==> flow/design.v <==
`timescale 1ns / 1ps
module cordic_sin_cos#(
 parameter OUT_WIDTH = 16,
 parameter OUT_REGISTER_EN = 1,
 parameter K = 16'h4DBA
)(
 input                       clk,
 input                       rst_n,
 input  [19:0]               angle,
 output [OUT_WIDTH-1:0]      cos_o,
 output [OUT_WIDTH-1:0]      sin_o
    );
    localparam OUT_WIDTH_EXP = 4;
    localparam K_EXP = {K,{OUT_WIDTH_EXP{1'b0}}};
    localparam ITERATION_NUM = OUT_WIDTH;
    localparam [16*21-1:0] actan_table =  { 21'h20000,21'h12E40,21'h09FB4,21'h05111,
                                            21'h028B1,21'h0145D,21'h00A2F,21'h00518,
                                            21'h0028C,21'h00146,21'h000A3,21'h00051,
                                            21'h00029,21'h00014,21'h0000A,21'h00005};
    reg  signed [OUT_WIDTH+OUT_WIDTH_EXP:0]   real_x[0:ITERATION_NUM];
    reg  signed [OUT_WIDTH+OUT_WIDTH_EXP:0]   imag_y[0:ITERATION_NUM];
    reg  signed [20:0]                        angl_z[0:ITERATION_NUM];
    wire        [1:0]                         quadrant;
    reg  signed [OUT_WIDTH+OUT_WIDTH_EXP:0]   init_x;
    reg  signed [OUT_WIDTH+OUT_WIDTH_EXP:0]   init_y;
    reg  signed [20:0]                        init_z;
    assign quadrant = angle[19:18];
    always @(quadrant,angle) begin
        case (quadrant)
            2'b00:begin
                init_x = K_EXP;
                init_y = 0;
                init_z = {1'b0,angle};
            end
            2'b01:begin
                init_x = -K_EXP;
                init_y = 0;
                init_z = {3'b111,angle[17:0]};
            end
            2'b10: begin
                init_x = -K_EXP;
                init_y = 0;
                init_z = {3'b000,angle[17:0]};
            end
            2'b11:begin
                init_x = K_EXP;
                init_y = 0;
                init_z = {1'b1,angle};
            end
            default:begin
                init_x = 0;
                init_y = 0;
                init_z = 0;
            end
        endcase
    end
    always@(posedge clk or negedge rst_n)  
    begin
        if(rst_n == 1'b0)begin
            real_x[0] <= 'h0;
            imag_y[0] <= 'h0;
            angl_z[0] <= 'h0;
        end else begin
            real_x[0] <= init_x;
            imag_y[0] <= init_y;
            angl_z[0] <= init_z;
        end
    end
    genvar i;
    generate
        for (i = 1 ; i <= ITERATION_NUM; i= i + 1)
        begin: iter
                always@(posedge clk or negedge rst_n)  
                    begin
                        if(rst_n == 1'b0)begin
                            real_x[i] <= 'h0;
                            imag_y[i] <= 'h0;
                            angl_z[i] <= 'h0;
                        end else if(angl_z[i-1][20]==1'b1)begin  
                            real_x[i] <= real_x[i-1] + ( imag_y[i-1]>>>(i-1) );
                            imag_y[i] <= imag_y[i-1] - ( real_x[i-1]>>>(i-1) );
                            angl_z[i] <= angl_z[i-1] + $signed(actan_table[(21*(16-i+1)-1)-:21]);
                        end else begin
                            real_x[i] <= real_x[i-1] - ( imag_y[i-1]>>>(i-1) );
                            imag_y[i] <= imag_y[i-1] + ( real_x[i-1]>>>(i-1) );
                            angl_z[i] <= angl_z[i-1] - $signed(actan_table[(21*(16-i+1)-1)-:21]);
                        end
                    end
        end
    endgenerate
    wire [OUT_WIDTH:0]   real_x_cut;
    wire [OUT_WIDTH:0]   imag_y_cut;
    reg  [OUT_WIDTH-1:0] cos_over_pro;
    reg  [OUT_WIDTH-1:0] sin_over_pro;
    assign real_x_cut = real_x[ITERATION_NUM][OUT_WIDTH+OUT_WIDTH_EXP:OUT_WIDTH_EXP];
    assign imag_y_cut = imag_y[ITERATION_NUM][OUT_WIDTH+OUT_WIDTH_EXP:OUT_WIDTH_EXP];
    always@(*)begin
            case(real_x_cut[OUT_WIDTH:OUT_WIDTH-1])
                2'b00:cos_over_pro = real_x_cut[OUT_WIDTH-1:0];
                2'b01:cos_over_pro = {1'b0,{(OUT_WIDTH-1){1'b1}}};
                2'b10:cos_over_pro = {1'b1,{(OUT_WIDTH-2){1'b0}},1'b1};
                2'b11:cos_over_pro = real_x_cut[OUT_WIDTH-1:0];
                default:cos_over_pro = real_x_cut[OUT_WIDTH-1:0];
            endcase
    end
    always@(*)begin
            case(imag_y_cut[OUT_WIDTH:OUT_WIDTH-1])
                2'b00:sin_over_pro = imag_y_cut[OUT_WIDTH-1:0];
                2'b01:sin_over_pro = {1'b0,{(OUT_WIDTH-1){1'b1}}};
                2'b10:sin_over_pro = {1'b1,{(OUT_WIDTH-2){1'b0}},1'b1};
                2'b11:sin_over_pro = imag_y_cut[OUT_WIDTH-1:0];
                default:sin_over_pro = imag_y_cut[OUT_WIDTH-1:0];
            endcase
    end
    generate if (OUT_REGISTER_EN == 1'b1) begin:reg_out
        reg [OUT_WIDTH-1:0] cos_r;
        reg [OUT_WIDTH-1:0] sin_r;
        always@(posedge clk or negedge rst_n) begin
            if(rst_n == 1'b0)begin
                cos_r <= 'h0;
                sin_r <= 'h0;
            end else begin
                cos_r <= cos_over_pro;
                sin_r <= sin_over_pro;
            end
        end
        assign cos_o = cos_r;
        assign sin_o = sin_r;
    end else begin:no_reg_out
        assign cos_o = cos_over_pro;
        assign sin_o = sin_over_pro;
    end
    endgenerate
endmodule
`timescale 1ns / 1ps
module cordic_dds #(
 parameter OUT_WIDTH = 16,
 parameter OUT_REGISTER_EN = 1,
 parameter FREQ_WORD_INIITIAL = 32'h6D3A06,  
 parameter PHASE_WORD_INIITIAL = 0,
 parameter K = 16'h4DBA
)(
 input                      clk,
 input                      rst_n,
 input                      cfg_vld,
 input      [31:0]          cfg_freq_word,
 input      [31:0]          cfg_phase_word,
 output reg                 sig_vld_o,
 output     [OUT_WIDTH-1:0] sin_o,
 output     [OUT_WIDTH-1:0] cos_o
    );
 localparam PRO_DELAY = OUT_WIDTH + OUT_REGISTER_EN;
 reg [31:0] phase_accum;  
 reg [31:0] add_freq_wd;
 reg [4:0]  pro_cnt;
 always@(posedge clk or negedge rst_n)  
 begin
     if(rst_n == 1'b0)begin
         phase_accum <= PHASE_WORD_INIITIAL;
         add_freq_wd <= FREQ_WORD_INIITIAL;
     end else if(cfg_vld == 1'b1)begin 
         phase_accum <= cfg_phase_word;
         add_freq_wd <= cfg_freq_word;
     end else begin
         phase_accum <=  phase_accum + add_freq_wd;
     end
 end
 always@(posedge clk or negedge rst_n)  
 begin
     if(rst_n == 1'b0)begin
         pro_cnt <= 'h0;
         sig_vld_o <= 1'b0;
     end else if(pro_cnt == PRO_DELAY) begin
         pro_cnt <=  pro_cnt;
         sig_vld_o <= 1'b1;
     end else begin
         pro_cnt <=  pro_cnt + 1'b1;
         sig_vld_o <= 1'b0;
     end
 end
 cordic_sin_cos #(
 .OUT_WIDTH (OUT_WIDTH),
 .OUT_REGISTER_EN(OUT_REGISTER_EN),
 .K(K)
 )cordic_sin_cos_inst(
 .clk    (clk),
 .rst_n  (rst_n),
 .angle  (phase_accum[31:12]),
 .cos_o  (cos_o),
 .sin_o  (sin_o)
  );
endmodule
==> Reports on cordic_dds <==
Tool output for the design above, in the order of the flow.
Lines are those of the file above, counted from 1.
Operators: Yosys type, input widths -> output width; for muxes data width and select width s.
Library cell names are shortened.
{ "inputs": {"top": "cordic_dds", "clock": "clk", "library": "sky130hd", "lib_corner": "tt_025C_1v80"} }

==> Word-level counts <==
Counts by Yosys on the flattened word-level netlist (proc, flatten, opt, wreduce). Print and check cells are left out. Cells with the same type and inputs are merged into one.
{ "bits": {"output_inout_bits": 33, "ramBits": 0, "clocked_rd_ports_x_width": 0, "memories": 0, "ff_bits": 1152, "latchBits": 0, "rom_bits": 0, "word_cells": 223} }
{ "classes": {"reduce_and_logical": 8, "div": 0, "equal": 10, "muxes": 54, "addsub": 95, "mul": 0, "n_shift": 0, "bitwise": 0, "cmp": 0} }
{ "ops": {"columns": ["operator", "n"], "rows": [
  ["$mux 21", 48],
  ["$pmux 16 s3", 2],
  ["$pmux 21 s4", 1],
  ["$add 21x10->21", 2],
  ["$sub 21x10->21", 2],
  ["$add 21x11->21", 2],
  ["$sub 21x11->21", 2],
  ["$add 21x12->21", 2],
  ["$sub 21x12->21", 2],
  ["$add 21x13->21", 2],
  ["$sub 21x13->21", 2],
  ["$add 21x14->21", 2],
  ["$sub 21x14->21", 2],
  ["$add 21x15->21", 2],
  ["$sub 21x15->21", 2],
  ["$add 21x16->21", 2],
  ["$sub 21x16->21", 2],
  ["$add 21x17->21", 2],
  ["$sub 21x17->21", 2],
  ["$add 21x18->21", 2],
  ["$sub 21x18->21", 2],
  ["$add 21x19->21", 2],
  ["$sub 21x19->21", 2],
  ["$add 21x20->21", 2],
  ["$sub 21x20->21", 2],
  ["$sub 21x21->21", 2],
  ["$add 21x6->21", 2],
  ["$sub 21x6->21", 2]
]} }
Other operator kinds: 48; their cells: 66.

==> Longest topological paths <==
Yosys ltp: most cells in a row. Word level: on the elaborated netlist, between registers, memories and ports. Mapped: between sequential cells and ports; inverters and the memories' decode and read muxes count.
{ "logic_depth": {"word_depth": 3, "ABC_AREA": 0, "depth_mapped": 17, "ltp_nobuf": 17} }

==> Synthesis result <==
Source: synth_stat.txt of the flow (Yosys; design flattened, memories mapped). It holds for the ABC_AREA given above (unset counts as 0); a run with the other value may have another netlist.
{ "mapped": {"flip_flops": 1041, "stdcells": 8052, "area_mm2": 0.0752059} }
{ "by_type": {"columns": ["cell_type", "n", "type_area_um2"], "rows": [
  ["dfrtp_1", 1030, 2.58E+04],
  ["ha_1", 975, 12199.2],
  ["xnor2_1", 691, 6.05E+03],
  ["a21oi_1", 797, 3.99E+03],
  ["xor2_1", 326, 2.86E+03],
  ["nor2_1", 669, 2.51E+03],
  ["a21o_1", 302, 2.27E+03],
  ["o21ai_0", 396, 1.98E+03],
  ["inv_1", 457, 1.72E+03],
  ["nand2_1", 443, 1.66E+03],
  ["nor3_1", 257, 1.29E+03],
  ["mux2_2", 79, 889.603],
  ["fa_1", 40, 800.768],
  ["nand3_1", 147, 735.706],
  ["o21bai_1", 96, 720.691],
  ["o21a_1", 81, 608.083],
  ["mux2i_1", 60, 600.576],
  ["nand2b_1", 84, 525.504]
]} }
Other cell types: 71; their cells: 1122.
By module: a second synthesis without flattening, with its own total; a netlist apart from the flattened one above.
{ "hier_totals": {"hier_cells": 7977, "area_unflattened_mm2": 0.0755525} }
Rows give one instance, submodules left out.
{ "modules": {"columns": ["module", "n_inst", "cells", "mod_area_mm2", "seq_area_mm2"], "rows": [
  ["cordic_sin_cos", 1, 7517, 0.0710444, 0.0242983],
  ["cordic_dds", 1, 460, 0.0045081, 0.0017654]
]} }

==> Worst setup path after synthesis <==
Path of least setup slack by OpenSTA after synthesis, without wires, with an ideal clock, recovery checks aside; 20% of the period is set as input and as output delay. Where synthesis merged equal registers, the netlist keeps one of their names.
{ "synth_timing": {"path_kind": "register to register", "from": "register cordic_sin_cos_inst.angl_z[6][20]", "to": "register cordic_sin_cos_inst.imag_y[7][17]", "setup_time_ns": 0.090, "arrival_time_ns": 3.442, "tclk_ns": 5.0, "required_ns": 4.910, "n_path_buf": 2, "slack_ns": 1.468, "delay_ns": 3.532, "stages": 14, "synth_period_reached_ns": 3.532} }
"delay_ns" = arrival - input delay + setup time.
"stages" counts driving pins, that of a launching flip-flop among them; a cell with two outputs on the path counts twice.
"synth_period_reached_ns" = period - worst setup slack (recovery checks aside). The figure is calculated, with input and output delays left at 20% of the set period.
Between the ends stands the longest chain of elaborated cells between them, by number of cells; it is not shown to be the way that was timed. Of several equally long chains one is given.
Each line given opens the expression or statement behind the cell; cells for indexed reads and writes are added by Yosys, which also makes memories of some case tables.
A register here has more assigning lines than the two given.
{ "synth_between": {"cell_sequence": "dfrtp_1 > clkbuf_1 > clkbuf_1 > mux2i_1 > ha_1 > nor2b_1 > o21ai_0 > a21boi_0 > o21ai_1 > a211oi_1 > o32ai_1 > o31ai_1 > a2111o_1 > o2111ai_1", "elab_chain_len": 1, "cells_between": 1, "cone_classes": "1 x mux"} }
{ "synth_lines": {"columns": ["element", "line_no", "text"], "rows": [
  ["from (decl)", 22, "reg  signed [20:0]                        angl_z[0:ITERATION_NUM];"],
  ["from (assign)", 82, "angl_z[i] <= angl_z[i-1] + $signed(actan_table[(21*(16-i+1)-1)-:21]);"],
  ["from (assign)", 86, "angl_z[i] <= angl_z[i-1] - $signed(actan_table[(21*(16-i+1)-1)-:21]);"],
  ["$mux 21", 79, "end else if(angl_z[i-1][20]==1'b1)begin"],
  ["to (assign)", 81, "imag_y[i] <= imag_y[i-1] - ( real_x[i-1]>>>(i-1) );"],
  ["to (assign)", 85, "imag_y[i] <= imag_y[i-1] + ( real_x[i-1]>>>(i-1) );"],
  ["to (decl)", 21, "reg  signed [OUT_WIDTH+OUT_WIDTH_EXP:0]   imag_y[0:ITERATION_NUM];"]
]} }

==> Worst path after layout <==
From the final timing report of record 3: the path of least setup slack in the routed layout; clock arrival at registers is part of the times.
{ "layout_timing": {"path_kind": "register to register", "from": "register cordic_sin_cos_inst.imag_y[14][16]", "to": "register cordic_sin_cos_inst.real_x[15][20]", "arrival_time_ns": 4.29, "required_ns": 4.42, "tclk_ns": 3.8, "stages": 15, "n_path_buf": 1, "slack_ns": 0.13, "setup_time_ns": 0.11} }
Between the ends stands the longest chain of elaborated cells between them, by number of cells; it is not shown to be the way that was timed. Of several equally long chains one is given.
A register here has more assigning lines than the two given.
{ "layout_between": {"cell_sequence": "dfrtp_1 > or4_1 > o311ai_4 > buf_4 > nand2_1 > ha_1 > a21o_1 > a21oi_1 > nand2_1 > a21oi_1 > nor3_1 > o21a_1 > o21a_1 > o2111a_1 > a211o_1", "elab_chain_len": 2, "cells_between": 3, "cone_classes": "2 x add/sub; 1 x mux"} }
{ "layout_lines": {"columns": ["element", "line_no", "text"], "rows": [
  ["from (decl)", 21, "reg  signed [OUT_WIDTH+OUT_WIDTH_EXP:0]   imag_y[0:ITERATION_NUM];"],
  ["from (assign)", 81, "imag_y[i] <= imag_y[i-1] - ( real_x[i-1]>>>(i-1) );"],
  ["from (assign)", 85, "imag_y[i] <= imag_y[i-1] + ( real_x[i-1]>>>(i-1) );"],
  ["$sub 21x7->21", 84, "real_x[i] <= real_x[i-1] - ( imag_y[i-1]>>>(i-1) );"],
  ["$mux 21", 79, "end else if(angl_z[i-1][20]==1'b1)begin"],
  ["to (assign)", 80, "real_x[i] <= real_x[i-1] + ( imag_y[i-1]>>>(i-1) );"],
  ["to (assign)", 84, null],
  ["to (decl)", 20, "reg  signed [OUT_WIDTH+OUT_WIDTH_EXP:0]   real_x[0:ITERATION_NUM];"]
]} }

--- measured runs ---
Stored flow runs of cordic_dds (6 of them; Yosys, OpenROAD, sky130hd). They differ in their settings and are not a sequence. Constraints: input delay and output delay 20% of the set period each, output load 0.01 pF.
"achieved_period_ns" is the run's clock period less its worst setup slack. It is reckoned from that one timing run; input and output delays stay at 20% of the period that was set.
"worstPathTime_ns": the worst setup path's part of the clock period (all of it between registers, 20% less for each end at a port) less its slack. A launch clock that arrives late makes it longer, a capture clock that arrives late makes it shorter.
[
  {
    "run": "record 1",
    "settings": { "CAP_MARGIN": 15, "CELL_PAD_IN_SITES_GLOBAL_PLACEMENT": 1, "CORE_ASPECT_RATIO": 0.51, "CORE_MARGIN": 2, "CORE_UTILIZATION": 50, "CTS_CLUSTER_DIAMETER": 195, "CTS_CLUSTER_SIZE": 37, "GPL_ROUTABILITY_DRIVEN": 0, "GPL_TIMING_DRIVEN": 0, "HOLD_SLACK_MARGIN": 0.01, "MAX_ROUTING_LAYER": "met4", "MIN_ROUTING_LAYER": "met2", "PLACE_DENSITY_LB_ADDON": 0.01, "SLEW_MARGIN": 15, "TNS_END_PERCENT": 40, "period_ns": 3.2 },
    "outcome": "incomplete, routing halted on GRT-0116"
  },
  {
    "run": "record 2",
    "settings": { "CELL_PAD_IN_SITES_GLOBAL_PLACEMENT": 3, "CORE_ASPECT_RATIO": 0.51, "CORE_MARGIN": 2, "CORE_UTILIZATION": 50, "CTS_CLUSTER_DIAMETER": 195, "GPL_ROUTABILITY_DRIVEN": 1, "GPL_TIMING_DRIVEN": 1, "HOLD_SLACK_MARGIN": 0.01, "PLACE_DENSITY_LB_ADDON": 0.09, "SLEW_MARGIN": 15, "TNS_END_PERCENT": 90, "period_ns": 2.56, "CAP_MARGIN": 20 },
    "outcome": "incomplete, placement halted on FLW-0024"
  },
  {
    "run": "record 3",
    "settings": { "CELL_PAD_IN_SITES_GLOBAL_PLACEMENT": 0, "CORE_UTILIZATION": 54, "CTS_CLUSTER_SIZE": 62, "MAX_ROUTING_LAYER": "met5", "PLACE_DENSITY_LB_ADDON": 0.07, "period_ns": 3.8, "CAP_MARGIN": 20, "CORE_MARGIN": 2, "SLEW_MARGIN": 20 },
    "results": { "worstPathTime_ns": 3.67, "critical_path_kind": "register to register", "achieved_period_ns": 3.670, "fin_ws_ns": 0.130, "tns_ns": 0.000, "post_route_stdcell_area_mm2": 0.0841495, "synthArea_mm2": 0.0752059, "final_util_pct": 61.1, "die_footprint_mm2": 0.142272 }
  },
  {
    "run": "record 4",
    "settings": { "CORE_UTILIZATION": 40, "period_ns": 7.27, "CAP_MARGIN": 20, "CORE_MARGIN": 2, "SLEW_MARGIN": 20 },
    "results": { "final_util_pct": 44.5, "die_footprint_mm2": 0.191498, "post_route_stdcell_area_mm2": 0.0832198, "achieved_period_ns": 4.433, "worstPathTime_ns": 4.43, "critical_path_kind": "register to register", "synthArea_mm2": 0.0752059, "fin_ws_ns": 2.837, "tns_ns": 0.000 }
  },
  {
    "run": "record 5",
    "settings": { "CELL_PAD_IN_SITES_GLOBAL_PLACEMENT": 3, "CORE_ASPECT_RATIO": 0.51, "CORE_MARGIN": 8, "CORE_UTILIZATION": 50, "CTS_CLUSTER_DIAMETER": 195, "GPL_ROUTABILITY_DRIVEN": 0, "GPL_TIMING_DRIVEN": 1, "HOLD_SLACK_MARGIN": 0.01, "PLACE_DENSITY_LB_ADDON": 0.09, "SLEW_MARGIN": 5, "TNS_END_PERCENT": 90, "period_ns": 2.56, "CAP_MARGIN": 20 },
    "outcome": "incomplete, placement halted on FLW-0024"
  },
  {
    "run": "record 6",
    "settings": { "ABC_AREA": 0, "CAP_MARGIN": 40, "CELL_PAD_IN_SITES_DETAIL_PLACEMENT": 0, "CORE_ASPECT_RATIO": 1.74, "CORE_UTILIZATION": 37, "GPL_ROUTABILITY_DRIVEN": 1, "PLACE_DENSITY_LB_ADDON": 0.07, "SETUP_SLACK_MARGIN": 0.41, "SLEW_MARGIN": 5, "TNS_END_PERCENT": 55, "period_ns": 3.26, "CORE_MARGIN": 2 },
    "results": { "die_footprint_mm2": 0.207018, "fin_ws_ns": -0.091, "worstPathTime_ns": 3.35, "critical_path_kind": "register to register", "achieved_period_ns": 3.351, "final_util_pct": 52.1, "tns_ns": -0.699, "post_route_stdcell_area_mm2": 0.105429, "synthArea_mm2": 0.0752059 }
  }
]
--- end ---
